==> flow/design.v <==
module alu(opcode, operand_1, operand_2, result, nzcv_old, nzcv, c_from_shifter, isWriteback);
parameter N = 32; 
input[3:0] opcode;	 
input wire [N-1:0] operand_1;  
input wire [N-1:0] operand_2;
input wire[3:0] nzcv_old;  
input wire c_from_shifter; 
output reg isWriteback;  
output reg[N-1:0] result;  
output reg [3:0] nzcv; 	 
reg cin;
reg cout;
reg[N-1:0] neg;
always @(*) begin
	cin = 0;
	cout = 0;
	neg = 0;
	nzcv= nzcv_old;
	case(opcode)
		4'd0: begin
			result = operand_1 & operand_2;
			nzcv[1] = c_from_shifter;
			isWriteback = 1;
		end
		4'd1: begin
			result = operand_1 ^ operand_2;
			isWriteback = 1;
			nzcv[1] = c_from_shifter;
		end
		4'd2: begin
			neg = -operand_2;
			{cin, result[N-2:0]} = operand_1[N-2:0]+neg[N-2:0]; 
			{cout, result[N-1]} = cin+ operand_1[N-1]+neg[N-1];
			nzcv[1]  = cout;	 
			nzcv[0] = cin^cout;  
			isWriteback = 1;
		end
		4'd3: begin
			neg = -operand_1;
			{cin, result[N-2:0]} = operand_2[N-2:0]+neg[N-2:0]; 
			{cout, result[N-1]} = cin+ operand_2[N-1]+neg[N-1];
			nzcv[1]  = cout;	 
			nzcv[0] = cin^cout;  
			isWriteback = 1;
		end
		4'd4: begin
			{cin, result[N-2:0]} = operand_1[N-2:0]+operand_2[N-2:0]; 
			{cout, result[N-1]} = cin+ operand_1[N-1]+operand_2[N-1];
			nzcv[1]  = cout;	 
			nzcv[0] = cin^cout;  
			isWriteback = 1;
		end
		4'd5: begin
			{cin, result[N-2:0]} = operand_1[N-2:0]+operand_2[N-2:0]+nzcv_old[1]; 
			{cout, result[N-1]} = cin+ operand_1[N-1]+operand_2[N-1];
			nzcv[1]  = cout;	 
			nzcv[0] = cin^cout;  
			isWriteback = 1;
		end
		4'd6: begin
			neg = -operand_2;
			{cin, result[N-2:0]} = operand_1[N-2:0]+neg[N-2:0]+nzcv_old[1]-1; 
			{cout, result[N-1]} = cin+ operand_1[N-1]+neg[N-1];
			nzcv[1]  = cout;	 
			nzcv[0] = cin^cout;  
			isWriteback = 1;
		end
		4'd7: begin
			neg = -operand_1;
			{cin, result[N-2:0]} = operand_2[N-2:0]+neg[N-2:0]+nzcv_old[1]-1; 
			{cout, result[N-1]} = cin+ operand_2[N-1]+neg[N-1];
			nzcv[1]  = cout;	 
			nzcv[0] = cin^cout;  
			isWriteback = 1;
		end
		4'd8: begin
			result = operand_1 & operand_2;
			isWriteback = 0;
			nzcv[1] = c_from_shifter;
		end
		4'd9: begin
			result = operand_1 ^ operand_2;
			isWriteback = 0;
			nzcv[1] = c_from_shifter;
		end
		4'd10: begin
			neg = -operand_2;
			{cin, result[N-2:0]} = operand_1[N-2:0]+neg[N-2:0]; 
			{cout, result[N-1]} = cin+ operand_1[N-1]+neg[N-1];
			nzcv[1]  = cout;	 
			nzcv[0] = cin^cout;  
			isWriteback = 0;
		end
		4'd11: begin
			{cin, result[N-2:0]} = operand_1[N-2:0]+operand_2[N-2:0]; 
			{cout, result[N-1]} = cin+ operand_1[N-1]+operand_2[N-1];
			nzcv[1]  = cout;	 
			nzcv[0] = cin^cout;  
			isWriteback = 0;
		end
		4'd12: begin
			result = operand_1 | operand_2;
			isWriteback = 1;
			nzcv[1] = c_from_shifter;
		end
		4'd13: begin
			result = operand_2;
			isWriteback = 1;
			nzcv[1] =c_from_shifter;
		end
		4'd14: begin
			result = operand_1 & (~operand_2);
			isWriteback = 1;
			nzcv[1] =c_from_shifter;
		end
		4'd15: begin
			result = ~operand_2;
			isWriteback = 1;
			nzcv[1] = c_from_shifter;
		end
	endcase
	nzcv[3] = result[N-1]; 	 
	nzcv[2] = (result == 0);  
end
endmodule
module bshift(instr_bit_25,imm_value, Rm, Rs, operand2, cin, c_to_alu, direct_data, use_shifter);
	parameter n=32;
	input [n-1:0] direct_data;
	input use_shifter;
	input instr_bit_25;  
	input [11:0] imm_value;  
	input [n-1:0] Rm;
	input [n-1:0] Rs;
	output [n-1:0] operand2;  
	input cin;
	output reg c_to_alu;
	wire instr_bit_25;
	wire [11:0] imm_value;
	reg [n-1:0] in;
	reg [n-1:0] out;
	reg [7:0] shiftby;  
	reg [n-1:0] junk;
	assign operand2 =(use_shifter==1)?out:direct_data ;
	always @* begin 
		in = 0;
		shiftby = 0;
		junk = 0;
		out = 0;
		c_to_alu = 0;
		if (instr_bit_25) begin
			in[n-1:8] = 0;
			in[7:0] = imm_value[7:0];
			shiftby[0]=0;
			shiftby[7:4]=4'd0;
			shiftby[4:1] = imm_value[11:8];
			{junk,out} = {in,in} >> shiftby[7:0];
			if(shiftby[7:0]==0) c_to_alu = cin;
			else c_to_alu = out[31];
		end
		else begin  
			if(imm_value[6:4] == 0) begin
				in = Rm;
				{c_to_alu,out} = {cin ,in} << imm_value[11:7];
			end
			if(imm_value[6:4] == 3'd1) begin
				in = Rm;
				shiftby[7:0] = Rs[7:0];
				{c_to_alu,out} = {cin,in} << shiftby[7:0];
			end
			if(imm_value[6:4] == 3'd2) begin
				in = Rm;
				{out, c_to_alu} = {in,cin} >> imm_value[11:7];
			end
			if(imm_value[6:4] == 3'd3) begin
				in = Rm;
				shiftby[7:0] = Rs[7:0];
				{out, c_to_alu} = {in,cin} >> shiftby[7:0];
			end
			if(imm_value[6:4] == 3'd4) begin
				in = Rm;
				if(in[n-1]){junk,out, c_to_alu} = {32'hFFFFFFFF,in,cin} >> imm_value[11:7];
				else {out, c_to_alu} = {in,cin} >> imm_value[11:7];
			end
			if(imm_value[6:4] == 3'd5) begin
				in = Rm;
				shiftby[7:0] = Rs[7:0];
				if(in[n-1]) {junk,out, c_to_alu} = {32'hFFFFFFFF,in,cin} >> shiftby[7:0];
				else {out,c_to_alu} = {in,cin} >> shiftby[7:0];
			end
			if((imm_value[6:4] == 3'd6)&&(imm_value[11:7]!=5'd0)) begin
				in = Rm;
				{junk,out,c_to_alu} = {in,in,cin} >> imm_value[11:7];
			end
			if(imm_value[6:4] == 3'd7) begin
				in=Rm;
				shiftby[7:0] = Rs[7:0];
				{junk,out,c_to_alu} = {in,in,cin} >> shiftby[4:0];  
			end
			if((imm_value[6:4] == 3'd6)&&(imm_value[11:7]==5'd0)) begin
				in= Rm;
				{out, c_to_alu} = {cin, in};
			end
		end
	end
endmodule 
module cond ( nzcv,  condition_code, will_this_be_executed);
input wire[3:0] nzcv;
input wire[3:0] condition_code;
output reg will_this_be_executed;
always @* begin
case(condition_code)
	0: begin	 
	if(nzcv[2] == 1)  will_this_be_executed = 1;
	else will_this_be_executed = 0;	
	end
	1: begin  
	if(nzcv[2] == 0)  will_this_be_executed = 1;
	else will_this_be_executed = 0;	
	end
	2: begin  
	if(nzcv[1] == 1)  will_this_be_executed = 1;
	else will_this_be_executed = 0;	
	end	
	3: begin  
	if(nzcv[1] == 0)  will_this_be_executed = 1;
	else will_this_be_executed = 0;	
	end	
	4: begin  
	if(nzcv[3] == 1)  will_this_be_executed = 1;
	else will_this_be_executed = 0;	
	end	
	5: begin  
	if(nzcv[3] == 0)  will_this_be_executed = 1;
	else will_this_be_executed = 0;	
	end	
	6: begin  
	if(nzcv[0] == 1)  will_this_be_executed = 1;
	else will_this_be_executed = 0;	
	end	
	7: begin  
	if(nzcv[0] == 0)  will_this_be_executed = 1;
	else will_this_be_executed = 0;	
	end	
	8: begin  
	if(nzcv[1] == 1 && nzcv[2] == 0)  will_this_be_executed = 1;
	else will_this_be_executed = 0;	
	end	
	9: begin  
	if(nzcv[1] == 0 && nzcv[2] == 1)  will_this_be_executed = 1;
	else will_this_be_executed = 0;	
	end	
	10: begin  
	if(nzcv[3] == nzcv[0])  will_this_be_executed = 1;
	else will_this_be_executed = 0;	
	end	
	11: begin  
	if(nzcv[3] != nzcv[0])  will_this_be_executed = 1;
	else will_this_be_executed = 0;	
	end	
	12: begin  
	if(nzcv[2] == 0 && nzcv[3] == nzcv[0])  will_this_be_executed = 1;
	else will_this_be_executed = 0;	
	end	
	13: begin  
	if(nzcv[2] == 0 || nzcv[3] != nzcv[0])  will_this_be_executed = 1;
	else will_this_be_executed = 0;	
	end	
	14: begin  
	will_this_be_executed = 1;	
	end	
	15: begin  
	will_this_be_executed = 1;
	end
endcase
end
endmodule
module multiplier(    Rs, Rm, result  );
parameter N = 32; 
output wire[N-1:0] result;
input wire[N-1:0] Rs;
input wire[N-1:0] Rm;
assign result = Rm*Rs;
endmodule
module inst_decode(ir, instr_type);
input wire [31:0] ir;
output reg[3:0] instr_type;
always@* begin
	instr_type = 9;
	if(ir[27] == 1 && ir[26] ==1) instr_type = 12;
	if(ir[27] == 1 && ir[26] == 0) begin
		if(ir[25] == 0) instr_type = 10;
		else if(ir[25] == 1) instr_type = 11;
	end
	if(ir[27] == 0 && ir[26] == 1) begin
		if(ir[25] == 0) instr_type = 8;
		else begin
			if(ir[4] == 1) instr_type = 9;
			if(ir[4] == 0) instr_type = 8;
		end
	end
	if(ir[27] == 0 && ir[26] == 0) begin
		if(ir[25] == 1) instr_type = 7;
		else begin
			if(ir[11:8] == 4'b1111 && ir[7:4] == 4'b0001) instr_type = 2;
			else if( (( ir[7] ==1) && (ir[4] == 1)) == 0) instr_type = 7;
			else if( ir[6] == 1) instr_type = 6;
			else if( ir[6] == 0 && ir[5] == 1 && ir[22] == 1) instr_type = 5;
			else if( ir[6] == 0 && ir[5] == 1 && ir[22] == 1) instr_type = 4;
			else if( ir[6] == 0 && ir[5] == 0 && ir[24] == 1) instr_type = 3;
			else if( ir[6] == 0 && ir[5] == 0 && ir[24] == 0 && ir[23] ==1) instr_type = 1;
			else if( ir[6] == 0 && ir[5] == 0 && ir[24] == 0 && ir[23] ==0) instr_type = 0;
		end
	end
end
endmodule
module arm7_execute (
	input             clk,
	input      [31:0] instr_i,   
	input      [31:0] rn_i,      
	input      [31:0] rd_i,      
	input      [31:0] rs_i,      
	input      [31:0] rm_i,      
	input      [31:0] pc_i,      
	input      [3:0]  nzcv_i,    
	output reg [31:0] result_o,
	output reg [3:0]  nzcv_o,
	output reg        wb_o,
	output reg        exec_o
);
localparam T_MULTIPLY          = 4'd0;
localparam T_DATA_PROCESSING   = 4'd7;
localparam T_LOAD_STORE        = 4'd8;
localparam T_BRANCH            = 4'd11;
localparam OP_SUB              = 4'd2;
localparam OP_ADD              = 4'd4;
reg [31:0] instr_q, rn_q, rd_q, rs_q, rm_q, pc_q;
reg [3:0]  nzcv_q;
always @(posedge clk) begin
	instr_q <= instr_i;
	rn_q    <= rn_i;
	rd_q    <= rd_i;
	rs_q    <= rs_i;
	rm_q    <= rm_i;
	pc_q    <= pc_i;
	nzcv_q  <= nzcv_i;
end
wire [3:0]  instr_type;
wire [31:0] mult_result;
wire [31:0] shifter_result;
wire        c_to_alu;
wire [31:0] alu_result;
wire [3:0]  alu_nzcv;
wire        alu_is_writeback;
wire        will_this_be_executed;
reg        use_shifter;
reg [31:0] alu_operand_1;
reg [31:0] alu_operand_2;
reg [3:0]  alu_opcode;
inst_decode InstructionDecoder(
	.ir(instr_q),
	.instr_type(instr_type)
);
multiplier Multiplier(
	.Rs(rs_q),
	.Rm(rm_q),
	.result(mult_result)
);
always @(*) begin
	alu_operand_2 = 0;
	case (instr_type)
		T_DATA_PROCESSING: begin
			alu_operand_1 = rn_q;
			use_shifter = 1;
			alu_opcode = instr_q[24:21];
		end
		T_MULTIPLY: begin
			alu_operand_1 = (instr_q[21] == 1) ? rd_q : 32'd0;	 
			alu_operand_2 = mult_result;
			use_shifter = 0;
			alu_opcode = OP_ADD;
		end
		T_BRANCH: begin
			alu_operand_1 = pc_q - 4;
			alu_operand_2 = (instr_q[23] == 1) ? {6'b111111, instr_q[23:0], 2'b00} : {6'b000000, instr_q[23:0], 2'b00};
			use_shifter = 0;
			alu_opcode = OP_ADD;
		end
		T_LOAD_STORE: begin
			alu_operand_1 = rn_q;
			use_shifter = 1;
			alu_opcode = (instr_q[23] == 1) ? OP_ADD : OP_SUB;
		end
		default: begin
			alu_operand_1 = rn_q;
			use_shifter = 1;
			alu_opcode = OP_ADD;
		end
	endcase
end
bshift BarrelShifter(
	.instr_bit_25(instr_q[25]),
	.imm_value(instr_q[11:0]),
	.Rs(rs_q),
	.Rm(rm_q),
	.cin(nzcv_q[1]),
	.direct_data(alu_operand_2),
	.use_shifter(use_shifter),
	.operand2(shifter_result),
	.c_to_alu(c_to_alu)
);
alu ALU(
	.opcode(alu_opcode),
	.operand_1(alu_operand_1),
	.operand_2(shifter_result),
	.nzcv_old(nzcv_q),
	.c_from_shifter(c_to_alu),
	.result(alu_result),
	.nzcv(alu_nzcv),
	.isWriteback(alu_is_writeback)
);
cond conditionFieldChecker(
	.nzcv(nzcv_q),
	.condition_code(instr_q[31:28]),
	.will_this_be_executed(will_this_be_executed)
);
always @(posedge clk) begin
	result_o <= alu_result;
	nzcv_o   <= alu_nzcv;
	wb_o     <= alu_is_writeback;
	exec_o   <= will_this_be_executed;
end
endmodule
==> From RTL to reports: arm7_execute <==
What the tools print for arm7_execute, step after step.
Lines are those of the file above, counted from 1.
Cell names lack the library's common part.
{ "design": {"top_module": "arm7_execute", "clk_port": "clk", "cell_library": "sky130hd", "corner": "tt_025C_1v80"} }

==> After elaboration <==
Source: Yosys, flattened and elaborated, memories not mapped. Widths are those after wreduce; folded enables and synchronous resets count as part of the registers. Registers that Yosys merges into a memory's read port (data or address) are not register bits. Print and check cells do not count. Equal cells are merged and count once.
{ "word_totals": {"mem_bits_ro": 0, "clocked_rd_ports_x_width": 0, "ramBits": 0, "reg_bits": 234, "latch_bits": 0, "memories": 0, "out_inout_bits": 38, "inputBits": 197, "wordCells": 209} }
{ "op_classes": {"n_mul": 1, "n_logic": 19, "reduce_logical": 37, "n_addsub": 23, "mux": 65, "shifts": 9, "n_eq": 44, "n_cmp": 0, "n_div": 0} }
{ "ops": {"columns": ["cell", "count"], "rows": [
  ["multiplier 32 x 32 -> 32 bit", 1],
  ["two-way mux 32 bit", 13],
  ["case mux 31 bit (select 12 bit)", 1],
  [">> shifter 65 x 5 -> 33 bit", 3],
  ["case mux 32 bit (select 2 bit)", 2],
  ["adder 31 x 31 -> 32 bit", 3],
  ["adder 32 x 1 -> 32 bit", 3],
  ["equality test 4 bit with constant B", 19],
  ["two-way mux 33 bit", 2],
  [">> shifter 65 x 8 -> 33 bit", 1],
  ["subtractor 32 x 1 -> 32 bit with constant B", 2],
  ["AND 32 bit", 2],
  ["negation 32 bit", 2],
  ["zero test 32 bit", 2],
  ["two-way mux 4 bit", 11],
  [">> shifter 40 x 5 -> 32 bit", 1],
  ["equality test 4 x 3 -> 1 bit with constant B", 9],
  ["<< shifter 33 x 5 -> 33 bit", 1],
  [">> shifter 33 x 5 -> 33 bit", 1],
  ["<< shifter 33 x 8 -> 33 bit", 1],
  [">> shifter 33 x 8 -> 33 bit", 1],
  ["subtractor 32 x 3 -> 32 bit with constant B", 1],
  ["OR 32 bit", 1],
  ["bitwise XOR 32 bit", 1],
  ["inverter 32 bit", 1],
  ["two-way mux 1 bit", 28],
  ["logical AND 1 bit", 18],
  ["equality test 4 x 2 -> 1 bit with constant B", 4]
]} }
Other operator kinds: 25; their cells: 63.

==> Longest topological paths <==
Yosys ltp: most cells in a row. Word level: on the elaborated netlist, between registers, memories and ports. Mapped: between sequential cells and ports; inverters and the memories' decode and read muxes count.
{ "logic_depth": {"word_depth": 24, "ABC_AREA": 0, "ltp_mapped": 55, "mapped_depth_nobuf": 49} }

==> Mapped cells and area <==
The flow's flattened synthesis, as Yosys stat reports it; memories are mapped. The netlist is that of the ABC_AREA named above (0 if unset); the other value can give another one.
{ "synth_totals": {"ffs": 233, "synth_area_um2": 44016.0, "mapped_cells": 5640} }
{ "types": {"columns": ["cell_type", "count", "area_total_um2"], "rows": [
  ["fa_1", 417, 8.35E+03],
  ["dfxtp_1", 233, 4.66E+03],
  ["ha_1", 287, 3.59E+03],
  ["nand2_1", 595, 2.23E+03],
  ["and2_1", 328, 2.05E+03],
  ["inv_1", 534, 2E+03],
  ["xnor2_1", 209, 1.83E+03],
  ["mux2i_1", 138, 1.38E+03],
  ["a21oi_1", 259, 1.3E+03],
  ["nor2_1", 343, 1.29E+03],
  ["o21ai_0", 215, 1.08E+03],
  ["clkbuf_1", 272, 1.02E+03],
  ["nor3_1", 152, 760.73],
  ["nand3_1", 146, 730.701],
  ["xor2_1", 75, 656.88],
  ["o211ai_1", 87, 653.126],
  ["a211oi_1", 79, 593.069],
  ["a221oi_1", 65, 569.296]
]} }
Not listed: further types 96, cells in them 1206.
By module: a second synthesis without flattening, with its own total; a netlist apart from the flattened one above.
{ "hier_totals": {"cells_unflattened": 5611, "hier_area_um2": 44202.4} }
Each row is one instance without its submodules.
{ "by_module": {"columns": ["mod", "n_cells", "n_inst", "area_um2"], "rows": [
  ["multiplier", 1650, 1, 15213.3],
  ["alu", 2085, 1, 13972.2],
  ["bshift", 1395, 1, 8637.0],
  ["arm7_execute", 449, 1, 6129.6],
  ["inst_decode", 19, 1, 127.6],
  ["cond", 13, 1, 122.6]
]} }

==> Path before layout <==
OpenSTA on the mapped netlist: ideal clock, no wires. The path of least setup slack (recovery checks aside). Input and output delay are each 20% of the period. Register names are those of the netlist, which keeps one name where synthesis merged equal registers.
{ "synth_path": {"kind": "register -> register", "from": "register rm_q[7]", "to": "register nzcv_o[2]", "driving_pins": 51, "path_delay_ns": 12.131, "launch_ns": 0.000, "tclk_ns": 13.0, "required_ns": 12.897, "setup_slack_ns": 0.869, "arrival_ns": 12.028, "period_less_setup_slack_ns": 12.131} }
"path_delay_ns" = arrival - input delay + setup time.
"driving_pins": output pins that drive a net of the path, with the launching flip-flop's if there is one; two outputs of one cell count as two.
"period_less_setup_slack_ns" is the clock period less the worst setup slack; recovery checks do not enter. This is arithmetic on one report: input and output delays are still those of the set period (20% each).
The rows between start and end are the longest chain of elaborated cells between them; the timing report does not say that the signal goes this way. Where chains are equally long, one stands for them.
A line is the first line of the expression or statement that the cell stems from. Yosys adds cells for indexed reads and writes and turns some case tables into memories.
{ "synth_between": {"cell_sequence": "dfxtp_1 -> clkbuf_1 -> clkbuf_1 -> clkbuf_1 -> and2_1 -> fa_1 -> inv_1 -> fa_1 -> fa_1 -> fa_1 -> inv_1 -> ha_1 -> ha_1 -> fa_1 -> fa_1 -> ha_1 -> a21o_1 -> o41ai_1 -> [... 15 more ...] -> or3b_2 -> nor3b_1 -> a21oi_1 -> a31o_2 -> nor4b_1 -> a311oi_1 -> nand2_1 -> nor2_1 -> nand3_1 -> nor2b_1 -> xnor2_1 -> fa_1 -> a221oi_1 -> o2111ai_1 -> a221o_1 -> a221oi_1 -> nor2_1 -> a2111oi_2", "elab_chain_len": 20, "cone_cells": 52, "classes_between": "add/sub: 21; mul: 1; shift: 8; mux: 16; logic: 5; reduce/logical: 1"} }
{ "synth_lines": {"columns": ["item", "line_no", "rtl"], "rows": [
  ["start: declaration", 336, "reg [31:0] instr_q, rn_q, rd_q, rs_q, rm_q, pc_q;"],
  ["start: assignment", 343, "rm_q <= rm_i;"],
  ["<< shifter 33 x 5 -> 33 bit", 163, "{c_to_alu,out} = {cin ,in} << imm_value[11:7];"],
  ["two-way mux 32 bit", 161, "if(imm_value[6:4] == 0) begin"],
  ["two-way mux 32 bit", 165, "if(imm_value[6:4] == 3'd1) begin"],
  ["two-way mux 32 bit", 170, "if(imm_value[6:4] == 3'd2) begin"],
  ["two-way mux 32 bit", 174, "if(imm_value[6:4] == 3'd3) begin"],
  ["two-way mux 32 bit", 179, "if(imm_value[6:4] == 3'd4) begin"],
  ["two-way mux 32 bit", 184, "if(imm_value[6:4] == 3'd5) begin"],
  ["[... 6 more ...]", null, null],
  ["adder 31 x 31 -> 32 bit", 62, "{cin, result[N-2:0]} = operand_1[N-2:0]+neg[N-2:0]+nzcv_old[1]-1;"],
  ["adder 32 x 1 -> 32 bit", 62, null],
  ["subtractor 32 x 1 -> 32 bit", 62, null],
  ["adder 1 x 1 -> 2 bit", 63, "{cout, result[N-1]} = cin+ operand_1[N-1]+neg[N-1];"],
  ["adder 2 x 1 -> 2 bit", 63, null],
  ["case mux 1 bit (select 12 bit)", 19, "case(opcode)"],
  ["zero test 32 bit", 123, "nzcv[2] = (result == 0);"],
  ["end: assignment", 428, "nzcv_o <= alu_nzcv;"],
  ["end: declaration", 326, "output reg [3:0] nzcv_o,"]
]} }

==> Worst path after layout <==
From the final timing report of job 1: the path of least setup slack in the routed layout; clock arrival at registers is part of the times.
{ "layout_path": {"kind": "register -> register", "from": "register rs_q[3]", "to": "register nzcv_o[2]", "setup_slack_ns": 0.51, "launch_ns": 0.65, "required_ns": 13.55, "tclk_ns": 13.0, "driving_pins": 50, "arrival_ns": 13.03} }
The rows between start and end are the longest chain of elaborated cells between them; the timing report does not say that the signal goes this way. Where chains are equally long, one stands for them.
{ "layout_between": {"cell_sequence": "dfxtp_1 -> buf_4 -> and2_1 -> fa_1 -> inv_1 -> fa_1 -> fa_1 -> inv_1 -> fa_1 -> ha_1 -> ha_1 -> inv_1 -> fa_1 -> inv_1 -> fa_1 -> ha_1 -> o21ai_0 -> o21bai_1 -> [... 14 more ...] -> a21oi_1 -> o221ai_1 -> or3_1 -> o221a_2 -> a211o_1 -> a21oi_1 -> o21bai_1 -> a21oi_1 -> xor2_1 -> nor2b_1 -> xnor2_1 -> fa_1 -> a221oi_1 -> o2111ai_1 -> a221o_1 -> a221oi_1 -> nor2_1 -> a2111oi_2", "elab_chain_len": 19, "cone_cells": 46, "classes_between": "add/sub: 21; mul: 1; shift: 4; mux: 14; logic: 5; reduce/logical: 1"} }
{ "layout_lines": {"columns": ["item", "line_no", "rtl"], "rows": [
  ["start: declaration", 336, "reg [31:0] instr_q, rn_q, rd_q, rs_q, rm_q, pc_q;"],
  ["start: assignment", 342, "rs_q <= rs_i;"],
  ["<< shifter 33 x 8 -> 33 bit", 168, "{c_to_alu,out} = {cin,in} << shiftby[7:0];"],
  ["two-way mux 32 bit", 165, "if(imm_value[6:4] == 3'd1) begin"],
  ["two-way mux 32 bit", 170, "if(imm_value[6:4] == 3'd2) begin"],
  ["two-way mux 32 bit", 174, "if(imm_value[6:4] == 3'd3) begin"],
  ["two-way mux 32 bit", 179, "if(imm_value[6:4] == 3'd4) begin"],
  ["two-way mux 32 bit", 184, "if(imm_value[6:4] == 3'd5) begin"],
  ["two-way mux 32 bit", 190, "if((imm_value[6:4] == 3'd6)&&(imm_value[11:7]!=5'd0)) begin"],
  ["[... 5 more ...]", null, null],
  ["adder 31 x 31 -> 32 bit", 62, "{cin, result[N-2:0]} = operand_1[N-2:0]+neg[N-2:0]+nzcv_old[1]-1;"],
  ["adder 32 x 1 -> 32 bit", 62, null],
  ["subtractor 32 x 1 -> 32 bit", 62, null],
  ["adder 1 x 1 -> 2 bit", 63, "{cout, result[N-1]} = cin+ operand_1[N-1]+neg[N-1];"],
  ["adder 2 x 1 -> 2 bit", 63, null],
  ["case mux 1 bit (select 12 bit)", 19, "case(opcode)"],
  ["zero test 32 bit", 123, "nzcv[2] = (result == 0);"],
  ["end: assignment", 428, "nzcv_o <= alu_nzcv;"],
  ["end: declaration", 326, "output reg [3:0] nzcv_o,"]
]} }

Memo
Re: implementation data of arm7_execute

Top module arm7_execute; platform sky130hd; tools Yosys and OpenROAD; 3 stored runs in no particular order. Input and output delays are each 20% of the period that was set; the output load is 0.01 pF.
By "time used up by the worst setup path" is meant the share of the clock period that the worst setup path is allowed (20% is reserved at inputs, 20% at outputs), minus its slack. Clock arrival times at its registers enter into it.
"total power after layout" rests on the timing tool's default activity at the inputs, not on a simulated workload.

==> job 1: settings <==
{ "CELL_PAD_IN_SITES_GLOBAL_PLACEMENT": 1, "CORE_UTILIZATION": 40, "SLEW_MARGIN": 15, "period_ns": 13.0, "CAP_MARGIN": 20, "CORE_MARGIN": 2 }
==> job 1: results <==
worst hold slack in the final report: 0.550 ns
die size: 112,708.0 µm²
area of the standard cells in the finished layout: 50,408.3 µm²
worst setup slack after layout: 0.513 ns
setup TNS: 0.000 ns
netlist area reported by Yosys: 44,016.0 µm²
time used up by the worst setup path: 12.49 ns
worst path kind: register -> register
total power after layout: 0.014753 W

==> job 2: settings <==
{ "ABC_AREA": 0, "CAP_MARGIN": 25, "CELL_PAD_IN_SITES_GLOBAL_PLACEMENT": 3, "CORE_ASPECT_RATIO": 0.57, "CORE_MARGIN": 9, "CORE_UTILIZATION": 19, "CTS_CLUSTER_DIAMETER": 57, "CTS_CLUSTER_SIZE": 69, "GPL_ROUTABILITY_DRIVEN": 1, "GPL_TIMING_DRIVEN": 1, "HOLD_SLACK_MARGIN": 0.24, "MIN_ROUTING_LAYER": "met1", "PLACE_DENSITY_LB_ADDON": 0.18, "SETUP_SLACK_MARGIN": -0.6, "SLEW_MARGIN": 40, "TNS_END_PERCENT": 60, "period_ns": 18.6 }
==> job 2: results <==
worst hold slack in the final report: 0.559 ns
die size: 250,004.0 µm²
area of the standard cells in the finished layout: 52,207.6 µm²
worst setup slack after layout: 3.662 ns
setup TNS: 0.000 ns
netlist area reported by Yosys: 44,016.0 µm²
time used up by the worst setup path: 14.94 ns
worst path kind: register -> register
total power after layout: 0.011793 W

==> job 3: settings <==
{ "ABC_AREA": 1, "CELL_PAD_IN_SITES_GLOBAL_PLACEMENT": 3, "CORE_MARGIN": 9, "CORE_UTILIZATION": 19, "CTS_CLUSTER_DIAMETER": 208, "CTS_CLUSTER_SIZE": 49, "GPL_ROUTABILITY_DRIVEN": 1, "GPL_TIMING_DRIVEN": 0, "HOLD_SLACK_MARGIN": 0.24, "PLACE_DENSITY_LB_ADDON": 0.12, "SETUP_SLACK_MARGIN": -0.6, "SLEW_MARGIN": 40, "TNS_END_PERCENT": 60, "period_ns": 13.5, "CAP_MARGIN": 20 }
==> job 3: results <==
worst hold slack in the final report: 0.498 ns
die size: 258,501.0 µm²
area of the standard cells in the finished layout: 52,798.1 µm²
worst setup slack after layout: 0.137 ns
setup TNS: 0.000 ns
netlist area reported by Yosys: 45,698.8 µm²
time used up by the worst setup path: 13.36 ns
worst path kind: register -> register
total power after layout: 0.016466 W
